==> flow/design.v <==
module alu(opcode, operand_1, operand_2, result, nzcv_old, nzcv, c_from_shifter, isWriteback);
parameter N = 32; 
input[3:0] opcode;	 
input wire [N-1:0] operand_1;  
input wire [N-1:0] operand_2;
input wire[3:0] nzcv_old;  
input wire c_from_shifter; 
output reg isWriteback;  
output reg[N-1:0] result;  
output reg [3:0] nzcv; 	 
reg cin;
reg cout;
reg[N-1:0] neg;
always @(*) begin
	cin = 0;
	cout = 0;
	neg = 0;
	nzcv= nzcv_old;
	case(opcode)
		4'd0: begin
			result = operand_1 & operand_2;
			nzcv[1] = c_from_shifter;
			isWriteback = 1;
		end
		4'd1: begin
			result = operand_1 ^ operand_2;
			isWriteback = 1;
			nzcv[1] = c_from_shifter;
		end
		4'd2: begin
			neg = -operand_2;
			{cin, result[N-2:0]} = operand_1[N-2:0]+neg[N-2:0]; 
			{cout, result[N-1]} = cin+ operand_1[N-1]+neg[N-1];
			nzcv[1]  = cout;	 
			nzcv[0] = cin^cout;  
			isWriteback = 1;
		end
		4'd3: begin
			neg = -operand_1;
			{cin, result[N-2:0]} = operand_2[N-2:0]+neg[N-2:0]; 
			{cout, result[N-1]} = cin+ operand_2[N-1]+neg[N-1];
			nzcv[1]  = cout;	 
			nzcv[0] = cin^cout;  
			isWriteback = 1;
		end
		4'd4: begin
			{cin, result[N-2:0]} = operand_1[N-2:0]+operand_2[N-2:0]; 
			{cout, result[N-1]} = cin+ operand_1[N-1]+operand_2[N-1];
			nzcv[1]  = cout;	 
			nzcv[0] = cin^cout;  
			isWriteback = 1;
		end
		4'd5: begin
			{cin, result[N-2:0]} = operand_1[N-2:0]+operand_2[N-2:0]+nzcv_old[1]; 
			{cout, result[N-1]} = cin+ operand_1[N-1]+operand_2[N-1];
			nzcv[1]  = cout;	 
			nzcv[0] = cin^cout;  
			isWriteback = 1;
		end
		4'd6: begin
			neg = -operand_2;
			{cin, result[N-2:0]} = operand_1[N-2:0]+neg[N-2:0]+nzcv_old[1]-1; 
			{cout, result[N-1]} = cin+ operand_1[N-1]+neg[N-1];
			nzcv[1]  = cout;	 
			nzcv[0] = cin^cout;  
			isWriteback = 1;
		end
		4'd7: begin
			neg = -operand_1;
			{cin, result[N-2:0]} = operand_2[N-2:0]+neg[N-2:0]+nzcv_old[1]-1; 
			{cout, result[N-1]} = cin+ operand_2[N-1]+neg[N-1];
			nzcv[1]  = cout;	 
			nzcv[0] = cin^cout;  
			isWriteback = 1;
		end
		4'd8: begin
			result = operand_1 & operand_2;
			isWriteback = 0;
			nzcv[1] = c_from_shifter;
		end
		4'd9: begin
			result = operand_1 ^ operand_2;
			isWriteback = 0;
			nzcv[1] = c_from_shifter;
		end
		4'd10: begin
			neg = -operand_2;
			{cin, result[N-2:0]} = operand_1[N-2:0]+neg[N-2:0]; 
			{cout, result[N-1]} = cin+ operand_1[N-1]+neg[N-1];
			nzcv[1]  = cout;	 
			nzcv[0] = cin^cout;  
			isWriteback = 0;
		end
		4'd11: begin
			{cin, result[N-2:0]} = operand_1[N-2:0]+operand_2[N-2:0]; 
			{cout, result[N-1]} = cin+ operand_1[N-1]+operand_2[N-1];
			nzcv[1]  = cout;	 
			nzcv[0] = cin^cout;  
			isWriteback = 0;
		end
		4'd12: begin
			result = operand_1 | operand_2;
			isWriteback = 1;
			nzcv[1] = c_from_shifter;
		end
		4'd13: begin
			result = operand_2;
			isWriteback = 1;
			nzcv[1] =c_from_shifter;
		end
		4'd14: begin
			result = operand_1 & (~operand_2);
			isWriteback = 1;
			nzcv[1] =c_from_shifter;
		end
		4'd15: begin
			result = ~operand_2;
			isWriteback = 1;
			nzcv[1] = c_from_shifter;
		end
	endcase
	nzcv[3] = result[N-1]; 	 
	nzcv[2] = (result == 0);  
end
endmodule
module bshift(instr_bit_25,imm_value, Rm, Rs, operand2, cin, c_to_alu, direct_data, use_shifter);
	parameter n=32;
	input [n-1:0] direct_data;
	input use_shifter;
	input instr_bit_25;  
	input [11:0] imm_value;  
	input [n-1:0] Rm;
	input [n-1:0] Rs;
	output [n-1:0] operand2;  
	input cin;
	output reg c_to_alu;
	wire instr_bit_25;
	wire [11:0] imm_value;
	reg [n-1:0] in;
	reg [n-1:0] out;
	reg [7:0] shiftby;  
	reg [n-1:0] junk;
	assign operand2 =(use_shifter==1)?out:direct_data ;
	always @* begin 
		in = 0;
		shiftby = 0;
		junk = 0;
		out = 0;
		c_to_alu = 0;
		if (instr_bit_25) begin
			in[n-1:8] = 0;
			in[7:0] = imm_value[7:0];
			shiftby[0]=0;
			shiftby[7:4]=4'd0;
			shiftby[4:1] = imm_value[11:8];
			{junk,out} = {in,in} >> shiftby[7:0];
			if(shiftby[7:0]==0) c_to_alu = cin;
			else c_to_alu = out[31];
		end
		else begin  
			if(imm_value[6:4] == 0) begin
				in = Rm;
				{c_to_alu,out} = {cin ,in} << imm_value[11:7];
			end
			if(imm_value[6:4] == 3'd1) begin
				in = Rm;
				shiftby[7:0] = Rs[7:0];
				{c_to_alu,out} = {cin,in} << shiftby[7:0];
			end
			if(imm_value[6:4] == 3'd2) begin
				in = Rm;
				{out, c_to_alu} = {in,cin} >> imm_value[11:7];
			end
			if(imm_value[6:4] == 3'd3) begin
				in = Rm;
				shiftby[7:0] = Rs[7:0];
				{out, c_to_alu} = {in,cin} >> shiftby[7:0];
			end
			if(imm_value[6:4] == 3'd4) begin
				in = Rm;
				if(in[n-1]){junk,out, c_to_alu} = {32'hFFFFFFFF,in,cin} >> imm_value[11:7];
				else {out, c_to_alu} = {in,cin} >> imm_value[11:7];
			end
			if(imm_value[6:4] == 3'd5) begin
				in = Rm;
				shiftby[7:0] = Rs[7:0];
				if(in[n-1]) {junk,out, c_to_alu} = {32'hFFFFFFFF,in,cin} >> shiftby[7:0];
				else {out,c_to_alu} = {in,cin} >> shiftby[7:0];
			end
			if((imm_value[6:4] == 3'd6)&&(imm_value[11:7]!=5'd0)) begin
				in = Rm;
				{junk,out,c_to_alu} = {in,in,cin} >> imm_value[11:7];
			end
			if(imm_value[6:4] == 3'd7) begin
				in=Rm;
				shiftby[7:0] = Rs[7:0];
				{junk,out,c_to_alu} = {in,in,cin} >> shiftby[4:0];  
			end
			if((imm_value[6:4] == 3'd6)&&(imm_value[11:7]==5'd0)) begin
				in= Rm;
				{out, c_to_alu} = {cin, in};
			end
		end
	end
endmodule 
module cond ( nzcv,  condition_code, will_this_be_executed);
input wire[3:0] nzcv;
input wire[3:0] condition_code;
output reg will_this_be_executed;
always @* begin
case(condition_code)
	0: begin	 
	if(nzcv[2] == 1)  will_this_be_executed = 1;
	else will_this_be_executed = 0;	
	end
	1: begin  
	if(nzcv[2] == 0)  will_this_be_executed = 1;
	else will_this_be_executed = 0;	
	end
	2: begin  
	if(nzcv[1] == 1)  will_this_be_executed = 1;
	else will_this_be_executed = 0;	
	end	
	3: begin  
	if(nzcv[1] == 0)  will_this_be_executed = 1;
	else will_this_be_executed = 0;	
	end	
	4: begin  
	if(nzcv[3] == 1)  will_this_be_executed = 1;
	else will_this_be_executed = 0;	
	end	
	5: begin  
	if(nzcv[3] == 0)  will_this_be_executed = 1;
	else will_this_be_executed = 0;	
	end	
	6: begin  
	if(nzcv[0] == 1)  will_this_be_executed = 1;
	else will_this_be_executed = 0;	
	end	
	7: begin  
	if(nzcv[0] == 0)  will_this_be_executed = 1;
	else will_this_be_executed = 0;	
	end	
	8: begin  
	if(nzcv[1] == 1 && nzcv[2] == 0)  will_this_be_executed = 1;
	else will_this_be_executed = 0;	
	end	
	9: begin  
	if(nzcv[1] == 0 && nzcv[2] == 1)  will_this_be_executed = 1;
	else will_this_be_executed = 0;	
	end	
	10: begin  
	if(nzcv[3] == nzcv[0])  will_this_be_executed = 1;
	else will_this_be_executed = 0;	
	end	
	11: begin  
	if(nzcv[3] != nzcv[0])  will_this_be_executed = 1;
	else will_this_be_executed = 0;	
	end	
	12: begin  
	if(nzcv[2] == 0 && nzcv[3] == nzcv[0])  will_this_be_executed = 1;
	else will_this_be_executed = 0;	
	end	
	13: begin  
	if(nzcv[2] == 0 || nzcv[3] != nzcv[0])  will_this_be_executed = 1;
	else will_this_be_executed = 0;	
	end	
	14: begin  
	will_this_be_executed = 1;	
	end	
	15: begin  
	will_this_be_executed = 1;
	end
endcase
end
endmodule
module multiplier(    Rs, Rm, result  );
parameter N = 32; 
output wire[N-1:0] result;
input wire[N-1:0] Rs;
input wire[N-1:0] Rm;
assign result = Rm*Rs;
endmodule
module inst_decode(ir, instr_type);
input wire [31:0] ir;
output reg[3:0] instr_type;
always@* begin
	instr_type = 9;
	if(ir[27] == 1 && ir[26] ==1) instr_type = 12;
	if(ir[27] == 1 && ir[26] == 0) begin
		if(ir[25] == 0) instr_type = 10;
		else if(ir[25] == 1) instr_type = 11;
	end
	if(ir[27] == 0 && ir[26] == 1) begin
		if(ir[25] == 0) instr_type = 8;
		else begin
			if(ir[4] == 1) instr_type = 9;
			if(ir[4] == 0) instr_type = 8;
		end
	end
	if(ir[27] == 0 && ir[26] == 0) begin
		if(ir[25] == 1) instr_type = 7;
		else begin
			if(ir[11:8] == 4'b1111 && ir[7:4] == 4'b0001) instr_type = 2;
			else if( (( ir[7] ==1) && (ir[4] == 1)) == 0) instr_type = 7;
			else if( ir[6] == 1) instr_type = 6;
			else if( ir[6] == 0 && ir[5] == 1 && ir[22] == 1) instr_type = 5;
			else if( ir[6] == 0 && ir[5] == 1 && ir[22] == 1) instr_type = 4;
			else if( ir[6] == 0 && ir[5] == 0 && ir[24] == 1) instr_type = 3;
			else if( ir[6] == 0 && ir[5] == 0 && ir[24] == 0 && ir[23] ==1) instr_type = 1;
			else if( ir[6] == 0 && ir[5] == 0 && ir[24] == 0 && ir[23] ==0) instr_type = 0;
		end
	end
end
endmodule
module arm7_execute (
	input             clk,
	input      [31:0] instr_i,   
	input      [31:0] rn_i,      
	input      [31:0] rd_i,      
	input      [31:0] rs_i,      
	input      [31:0] rm_i,      
	input      [31:0] pc_i,      
	input      [3:0]  nzcv_i,    
	output reg [31:0] result_o,
	output reg [3:0]  nzcv_o,
	output reg        wb_o,
	output reg        exec_o
);
localparam T_MULTIPLY          = 4'd0;
localparam T_DATA_PROCESSING   = 4'd7;
localparam T_LOAD_STORE        = 4'd8;
localparam T_BRANCH            = 4'd11;
localparam OP_SUB              = 4'd2;
localparam OP_ADD              = 4'd4;
reg [31:0] instr_q, rn_q, rd_q, rs_q, rm_q, pc_q;
reg [3:0]  nzcv_q;
always @(posedge clk) begin
	instr_q <= instr_i;
	rn_q    <= rn_i;
	rd_q    <= rd_i;
	rs_q    <= rs_i;
	rm_q    <= rm_i;
	pc_q    <= pc_i;
	nzcv_q  <= nzcv_i;
end
wire [3:0]  instr_type;
wire [31:0] mult_result;
wire [31:0] shifter_result;
wire        c_to_alu;
wire [31:0] alu_result;
wire [3:0]  alu_nzcv;
wire        alu_is_writeback;
wire        will_this_be_executed;
reg        use_shifter;
reg [31:0] alu_operand_1;
reg [31:0] alu_operand_2;
reg [3:0]  alu_opcode;
inst_decode InstructionDecoder(
	.ir(instr_q),
	.instr_type(instr_type)
);
multiplier Multiplier(
	.Rs(rs_q),
	.Rm(rm_q),
	.result(mult_result)
);
always @(*) begin
	alu_operand_2 = 0;
	case (instr_type)
		T_DATA_PROCESSING: begin
			alu_operand_1 = rn_q;
			use_shifter = 1;
			alu_opcode = instr_q[24:21];
		end
		T_MULTIPLY: begin
			alu_operand_1 = (instr_q[21] == 1) ? rd_q : 32'd0;	 
			alu_operand_2 = mult_result;
			use_shifter = 0;
			alu_opcode = OP_ADD;
		end
		T_BRANCH: begin
			alu_operand_1 = pc_q - 4;
			alu_operand_2 = (instr_q[23] == 1) ? {6'b111111, instr_q[23:0], 2'b00} : {6'b000000, instr_q[23:0], 2'b00};
			use_shifter = 0;
			alu_opcode = OP_ADD;
		end
		T_LOAD_STORE: begin
			alu_operand_1 = rn_q;
			use_shifter = 1;
			alu_opcode = (instr_q[23] == 1) ? OP_ADD : OP_SUB;
		end
		default: begin
			alu_operand_1 = rn_q;
			use_shifter = 1;
			alu_opcode = OP_ADD;
		end
	endcase
end
bshift BarrelShifter(
	.instr_bit_25(instr_q[25]),
	.imm_value(instr_q[11:0]),
	.Rs(rs_q),
	.Rm(rm_q),
	.cin(nzcv_q[1]),
	.direct_data(alu_operand_2),
	.use_shifter(use_shifter),
	.operand2(shifter_result),
	.c_to_alu(c_to_alu)
);
alu ALU(
	.opcode(alu_opcode),
	.operand_1(alu_operand_1),
	.operand_2(shifter_result),
	.nzcv_old(nzcv_q),
	.c_from_shifter(c_to_alu),
	.result(alu_result),
	.nzcv(alu_nzcv),
	.isWriteback(alu_is_writeback)
);
cond conditionFieldChecker(
	.nzcv(nzcv_q),
	.condition_code(instr_q[31:28]),
	.will_this_be_executed(will_this_be_executed)
);
always @(posedge clk) begin
	result_o <= alu_result;
	nzcv_o   <= alu_nzcv;
	wb_o     <= alu_is_writeback;
	exec_o   <= will_this_be_executed;
end
endmodule
# From RTL to reports: arm7_execute
# Tool output for the design above before and after an edit, in the order of the flow.
# "orig" refers to lines of the RTL above, "edited" to lines of the edited file.
# "diff": "edited" minus "orig" as printed here.
# Operators: Yosys type, input widths -> output width; for muxes data width and select width s.
# Library cell names are shortened.
# The mark -- stands for no value.
# inputs
top_module	arm7_execute
clock	clk
library	sky130hd
pvt_corner	tt_025C_1v80

# The edit
# The edit as a unified diff against the file above.
# The edited RTL no longer does the same as the RTL above: the edit was made by script, with no optimisation intended.
# begin of diff
@@ -161,5 +161,5 @@
 			if(imm_value[6:4] == 0) begin
 				in = Rm;
-				{c_to_alu,out} = {cin ,in} << imm_value[11:7];
+				{c_to_alu,out} = {cin ,in} << 2;
 			end
 			if(imm_value[6:4] == 3'd1) begin
# end of diff

# Word level
# Source: Yosys, flattened and elaborated, memories not mapped. Widths are those after wreduce; folded enables and synchronous resets count as part of the registers. Registers that Yosys merges into a memory's read port (data or address) are not register bits. Print and check cells do not count. Equal cells are merged and count once.
# op_classes
element	orig	edited	diff
add_sub_neg	23	23	0
multipliers	1	1	0
equal	44	44	0
n_shift	9	8	-1
n_mux	65	65	0
n_logic	19	19	0
reduce_logical	37	37	0
# op_table
op	orig	edited	diff
$shl 33x5->33	1	0	-1
# Operator kinds equal on both sides are left out: 52.
# bits
element	orig	edited	diff
register_bits	234	234	0
out_inout_bits	38	38	0
word_cells	209	208	-1

# Longest topological paths
# Yosys ltp: most cells in a row. Word level: on the elaborated netlist, between registers, memories and ports. Mapped: between sequential cells and ports; inverters and the memories' decode and read muxes count.
# depth
element	orig	edited	diff
word_depth	24	24	0
ABC_AREA	0	0	--
mapped_depth	55	59	4
mapped_depth_nobuf	49	54	5

# Netlist
# The flow's flattened synthesis, as Yosys stat reports it; memories are mapped. The netlist is that of the ABC_AREA named above (0 if unset); the other value can give another one.
# synth_totals
element	orig	edited	diff
mapped_cells	5640	5634	-6
mapped_area_um2	44016.0	44111.1	95.1
seqArea_um2	4664.5	4664.5	0.0
flip_flops	233	233	0
buffers	383	370	-13
# by_type
type	orig	edited	diff
nor2_1	343	427	84
mux2i_1	138	69	-69
and2_1	328	270	-58
nand2_1	595	541	-54
clkbuf_1	272	243	-29
o221ai_1	28	53	25
a21oi_1	259	283	24
mux2_2	37	13	-24
nand4_1	36	60	24
a21o_1	59	79	20
mux4_2	5	25	20
nor3_1	152	136	-16
or3_1	41	26	-15
xor2_1	75	61	-14
a211oi_1	79	92	13
o21a_1	39	52	13
nand2b_1	34	47	13
o211ai_1	87	77	-10
# Cell types equal on both sides are left out: 15.
# The list need not be complete.
# The figures by module come from a second, unflattened synthesis with its own total; it is not the netlist above.
# hier_totals
element	orig	edited	diff
hier_cells	5611	5550	-61
hier_area_um2	44202.4	44631.6	429.2
# Rows give one instance, submodules left out.
# by_module_orig
module	instances	cells	mod_area_um2
multiplier	1	1650	15213.3
alu	1	2085	13972.2
bshift	1	1395	8637.0
arm7_execute	1	449	6129.6
inst_decode	1	19	127.6
cond	1	13	122.6
# by_module_edited
module	instances	cells	mod_area_um2
multiplier	1	1713	15798.9
alu	1	2085	13972.2
bshift	1	1271	8480.6
arm7_execute	1	449	6129.6
inst_decode	1	19	127.6
cond	1	13	122.6

# Path before layout
# Path of least setup slack by OpenSTA after synthesis, without wires, with an ideal clock, recovery checks aside; 20% of the period is set as input and as output delay. Where synthesis merged equal registers, the netlist keeps one of their names.
# synth_path
element	orig	edited	diff
path_type	register to register	register to register	--
start	register rm_q[7]	register rs_q[2]	--
end	register nzcv_o[2]	register nzcv_o[2]	--
clock_period_ns	13.0	13.0	0.0
t_arrival_ns	12.028	13.631	1.603
slack_ns	0.869	-0.718	-1.587
path_delay_ns	12.131	13.719	1.588
stages	51	56	5
n_path_buf	5	4	-1
period_less_setup_slack_ns	12.131	13.718	1.587
# "path_delay_ns" = arrival - input delay + setup time.
# "stages" counts driving pins, that of a launching flip-flop among them; a cell with two outputs on the path counts twice.
# "period_less_setup_slack_ns" is the clock period less the worst setup slack; recovery checks do not enter. This is arithmetic on one report: input and output delays are still those of the set period (20% each).
# The rows between start and end are the longest chain of elaborated cells between them; the timing report does not say that the signal goes this way. Where chains are equally long, one stands for them.
# Each line given opens the expression or statement behind the cell; cells for indexed reads and writes are added by Yosys, which also makes memories of some case tables.
# synth_between_orig
path_cell_list	dfxtp_1 > clkbuf_1 > clkbuf_1 > clkbuf_1 > and2_1 > fa_1 > inv_1 > fa_1 > fa_1 > fa_1 > inv_1 > ha_1 > ha_1 > fa_1 > fa_1 > ha_1 > a21o_1 > o41ai_1 > [... 15 more ...] > or3b_2 > nor3b_1 > a21oi_1 > a31o_2 > nor4b_1 > a311oi_1 > nand2_1 > nor2_1 > nand3_1 > nor2b_1 > xnor2_1 > fa_1 > a221oi_1 > o2111ai_1 > a221o_1 > a221oi_1 > nor2_1 > a2111oi_2
elab_chain_cells	20
# synth_lines_orig
element	line	source
start, declared	336	reg [31:0] instr_q, rn_q, rd_q, rs_q, rm_q, pc_q;
start, assigned	343	rm_q <= rm_i;
$shl 33x5->33	163	{c_to_alu,out} = {cin ,in} << imm_value[11:7];
$mux 32	161	if(imm_value[6:4] == 0) begin
$mux 32	165	if(imm_value[6:4] == 3'd1) begin
$mux 32	170	if(imm_value[6:4] == 3'd2) begin
$mux 32	174	if(imm_value[6:4] == 3'd3) begin
$mux 32	179	if(imm_value[6:4] == 3'd4) begin
$mux 32	184	if(imm_value[6:4] == 3'd5) begin
[... 6 more ...]	--
$add 31x31->32	62	{cin, result[N-2:0]} = operand_1[N-2:0]+neg[N-2:0]+nzcv_old[1]-1;
$add 32x1->32	62
$sub 32x1->32	62
$add 1x1->2	63	{cout, result[N-1]} = cin+ operand_1[N-1]+neg[N-1];
$add 2x1->2	63
$pmux 1 s12	19	case(opcode)
$logic_not 32->1	123	nzcv[2] = (result == 0);
end, assigned	428	nzcv_o <= alu_nzcv;
end, declared	326	output reg [3:0] nzcv_o,
# synth_between_edited
path_cell_list	dfxtp_1 > inv_2 > buf_1 > clkbuf_1 > buf_1 > buf_1 > nor2_1 > fa_1 > inv_1 > fa_1 > fa_1 > inv_1 > fa_1 > ha_1 > ha_1 > inv_1 > fa_1 > inv_1 > [... 20 more ...] > or4b_1 > nor3b_1 > nand3_1 > nor3_1 > xnor2_1 > fa_1 > a21oi_1 > a222oi_1 > nand3_1 > a21oi_1 > o211ai_1 > a21oi_1 > o21ai_0 > a2111oi_0 > nand4_1 > nor4_1 > or4b_1 > nor4_2
elab_chain_cells	19
# synth_lines_edited
element	line	source
start, declared	336	reg [31:0] instr_q, rn_q, rd_q, rs_q, rm_q, pc_q;
start, assigned	342	rs_q <= rs_i;
$shl 33x8->33	168	{c_to_alu,out} = {cin,in} << shiftby[7:0];
$mux 32	165	if(imm_value[6:4] == 3'd1) begin
$mux 32	170	if(imm_value[6:4] == 3'd2) begin
$mux 32	174	if(imm_value[6:4] == 3'd3) begin
$mux 32	179	if(imm_value[6:4] == 3'd4) begin
$mux 32	184	if(imm_value[6:4] == 3'd5) begin
$mux 32	190	if((imm_value[6:4] == 3'd6)&&(imm_value[11:7]!=5'd0)) begin
[... 5 more ...]	--
$add 31x31->32	62	{cin, result[N-2:0]} = operand_1[N-2:0]+neg[N-2:0]+nzcv_old[1]-1;
$add 32x1->32	62
$sub 32x1->32	62
$add 1x1->2	63	{cout, result[N-1]} = cin+ operand_1[N-1]+neg[N-1];
$add 2x1->2	63
$pmux 1 s12	19	case(opcode)
$logic_not 32->1	123	nzcv[2] = (result == 0);
end, assigned	428	nzcv_o <= alu_nzcv;
end, declared	326	output reg [3:0] nzcv_o,

# Worst path after layout
# Path of least setup slack in the final report of each run of pair 1 (OpenROAD, finished layout, wires in). Where an end is a register, its clock arrival counts in the times.
# layout_path
element	orig	edited	diff
path_type	register to register	register to register	--
start	register rm_q[14]	register rs_q[3]	--
end	register nzcv_o[2]	register nzcv_o[2]	--
clock_period_ns	13.0	13.0	0.0
t_arrival_ns	12.88	13.26	0.38
slack_ns	0.66	0.29	-0.37
stages	42	53	11
n_path_buf	1	8	7
# The rows between start and end are the longest chain of elaborated cells between them; the timing report does not say that the signal goes this way. Where chains are equally long, one stands for them.
# layout_between_orig
path_cell_list	dfxtp_1 > buf_4 > and2_1 > fa_1 > fa_1 > fa_1 > inv_1 > fa_1 > inv_1 > fa_1 > fa_1 > fa_1 > fa_1 > ha_1 > o21ai_0 > nor2_1 > o22ai_1 > o21ai_0 > [... 6 more ...] > or3_1 > xnor2_1 > ha_1 > and3_1 > a211o_1 > a21oi_1 > o21bai_1 > a21oi_1 > xor2_1 > nor2b_1 > xnor2_1 > fa_1 > a221oi_1 > o2111ai_1 > a221o_1 > a221oi_1 > nor2_1 > a2111oi_2
elab_chain_cells	20
# layout_lines_orig
element	line	source
start, declared	336	reg [31:0] instr_q, rn_q, rd_q, rs_q, rm_q, pc_q;
start, assigned	343	rm_q <= rm_i;
$shl 33x5->33	163	{c_to_alu,out} = {cin ,in} << imm_value[11:7];
$mux 32	161	if(imm_value[6:4] == 0) begin
$mux 32	165	if(imm_value[6:4] == 3'd1) begin
$mux 32	170	if(imm_value[6:4] == 3'd2) begin
$mux 32	174	if(imm_value[6:4] == 3'd3) begin
$mux 32	179	if(imm_value[6:4] == 3'd4) begin
$mux 32	184	if(imm_value[6:4] == 3'd5) begin
[... 6 more ...]	--
$add 31x31->32	62	{cin, result[N-2:0]} = operand_1[N-2:0]+neg[N-2:0]+nzcv_old[1]-1;
$add 32x1->32	62
$sub 32x1->32	62
$add 1x1->2	63	{cout, result[N-1]} = cin+ operand_1[N-1]+neg[N-1];
$add 2x1->2	63
$pmux 1 s12	19	case(opcode)
$logic_not 32->1	123	nzcv[2] = (result == 0);
end, assigned	428	nzcv_o <= alu_nzcv;
end, declared	326	output reg [3:0] nzcv_o,
# layout_between_edited
path_cell_list	dfxtp_4 > clkinvlp_4 > buf_4 > buf_6 > nor2_4 > fa_1 > inv_2 > fa_1 > fa_1 > inv_1 > fa_1 > ha_1 > ha_1 > inv_1 > fa_1 > inv_1 > fa_1 > ha_4 > [... 17 more ...] > a2111oi_4 > nand3_2 > nor4_2 > buf_4 > nand3b_1 > xnor2_2 > fa_1 > a222oi_1 > nand3_1 > a21oi_2 > o211ai_1 > a21oi_1 > o21ai_2 > a2111oi_2 > nand4_1 > nor4_4 > or4b_4 > nor4_4
elab_chain_cells	19
# layout_lines_edited
element	line	source
start, declared	336	reg [31:0] instr_q, rn_q, rd_q, rs_q, rm_q, pc_q;
start, assigned	342	rs_q <= rs_i;
$shl 33x8->33	168	{c_to_alu,out} = {cin,in} << shiftby[7:0];
$mux 32	165	if(imm_value[6:4] == 3'd1) begin
$mux 32	170	if(imm_value[6:4] == 3'd2) begin
$mux 32	174	if(imm_value[6:4] == 3'd3) begin
$mux 32	179	if(imm_value[6:4] == 3'd4) begin
$mux 32	184	if(imm_value[6:4] == 3'd5) begin
$mux 32	190	if((imm_value[6:4] == 3'd6)&&(imm_value[11:7]!=5'd0)) begin
[... 5 more ...]	--
$add 31x31->32	62	{cin, result[N-2:0]} = operand_1[N-2:0]+neg[N-2:0]+nzcv_old[1]-1;
$add 32x1->32	62
$sub 32x1->32	62
$add 1x1->2	63	{cout, result[N-1]} = cin+ operand_1[N-1]+neg[N-1];
$add 2x1->2	63
$pmux 1 s12	19	case(opcode)
$logic_not 32->1	123	nzcv[2] = (result == 0);
end, assigned	428	nzcv_o <= alu_nzcv;
end, declared	326	output reg [3:0] nzcv_o,

# Layout results
# Both versions went through the flow (Yosys, OpenROAD) with the same settings in each pair. Constraints: input delay and output delay 20% of the set period each, output load 0.01 pF.
# settings_pair_1
CORE_UTILIZATION	40
period_ns	13.0
CAP_MARGIN	20
CORE_MARGIN	2
SLEW_MARGIN	20
# results_pair_1
element	orig	edited	diff
ys_area_um2	44016.0	44111.1	95.1
die_area_um2	112708.0	112950.0	242.0
post_route_stdcell_area_um2	50403.3	54412.2	4008.9
worstSetupSlack_ns	0.660	0.286	-0.374
fin_tns_ns	0.000	0.000	0.000
period_reached_ns	12.340	12.714	0.374
# settings_pair_2
CAP_MARGIN	30
CORE_UTILIZATION	42
CTS_CLUSTER_SIZE	91
GPL_ROUTABILITY_DRIVEN	1
MAX_ROUTING_LAYER	met5
PLACE_DENSITY_LB_ADDON	0.04
period_ns	8.54
CORE_MARGIN	2
SLEW_MARGIN	20
# results_pair_2
element	orig	edited	diff
ys_area_um2	44016.0	44111.1	95.1
die_area_um2	107407.0	107633.0	226.0
post_route_stdcell_area_um2	63429.6	66582.6	3153.0
worstSetupSlack_ns	-2.714	-3.788	-1.074
fin_tns_ns	-32.761	-44.628	-11.867
period_reached_ns	11.254	12.328	1.074
# "period_reached_ns" = clock period - worst setup slack. The figure is calculated, with input and output delays left at 20% of the set period.
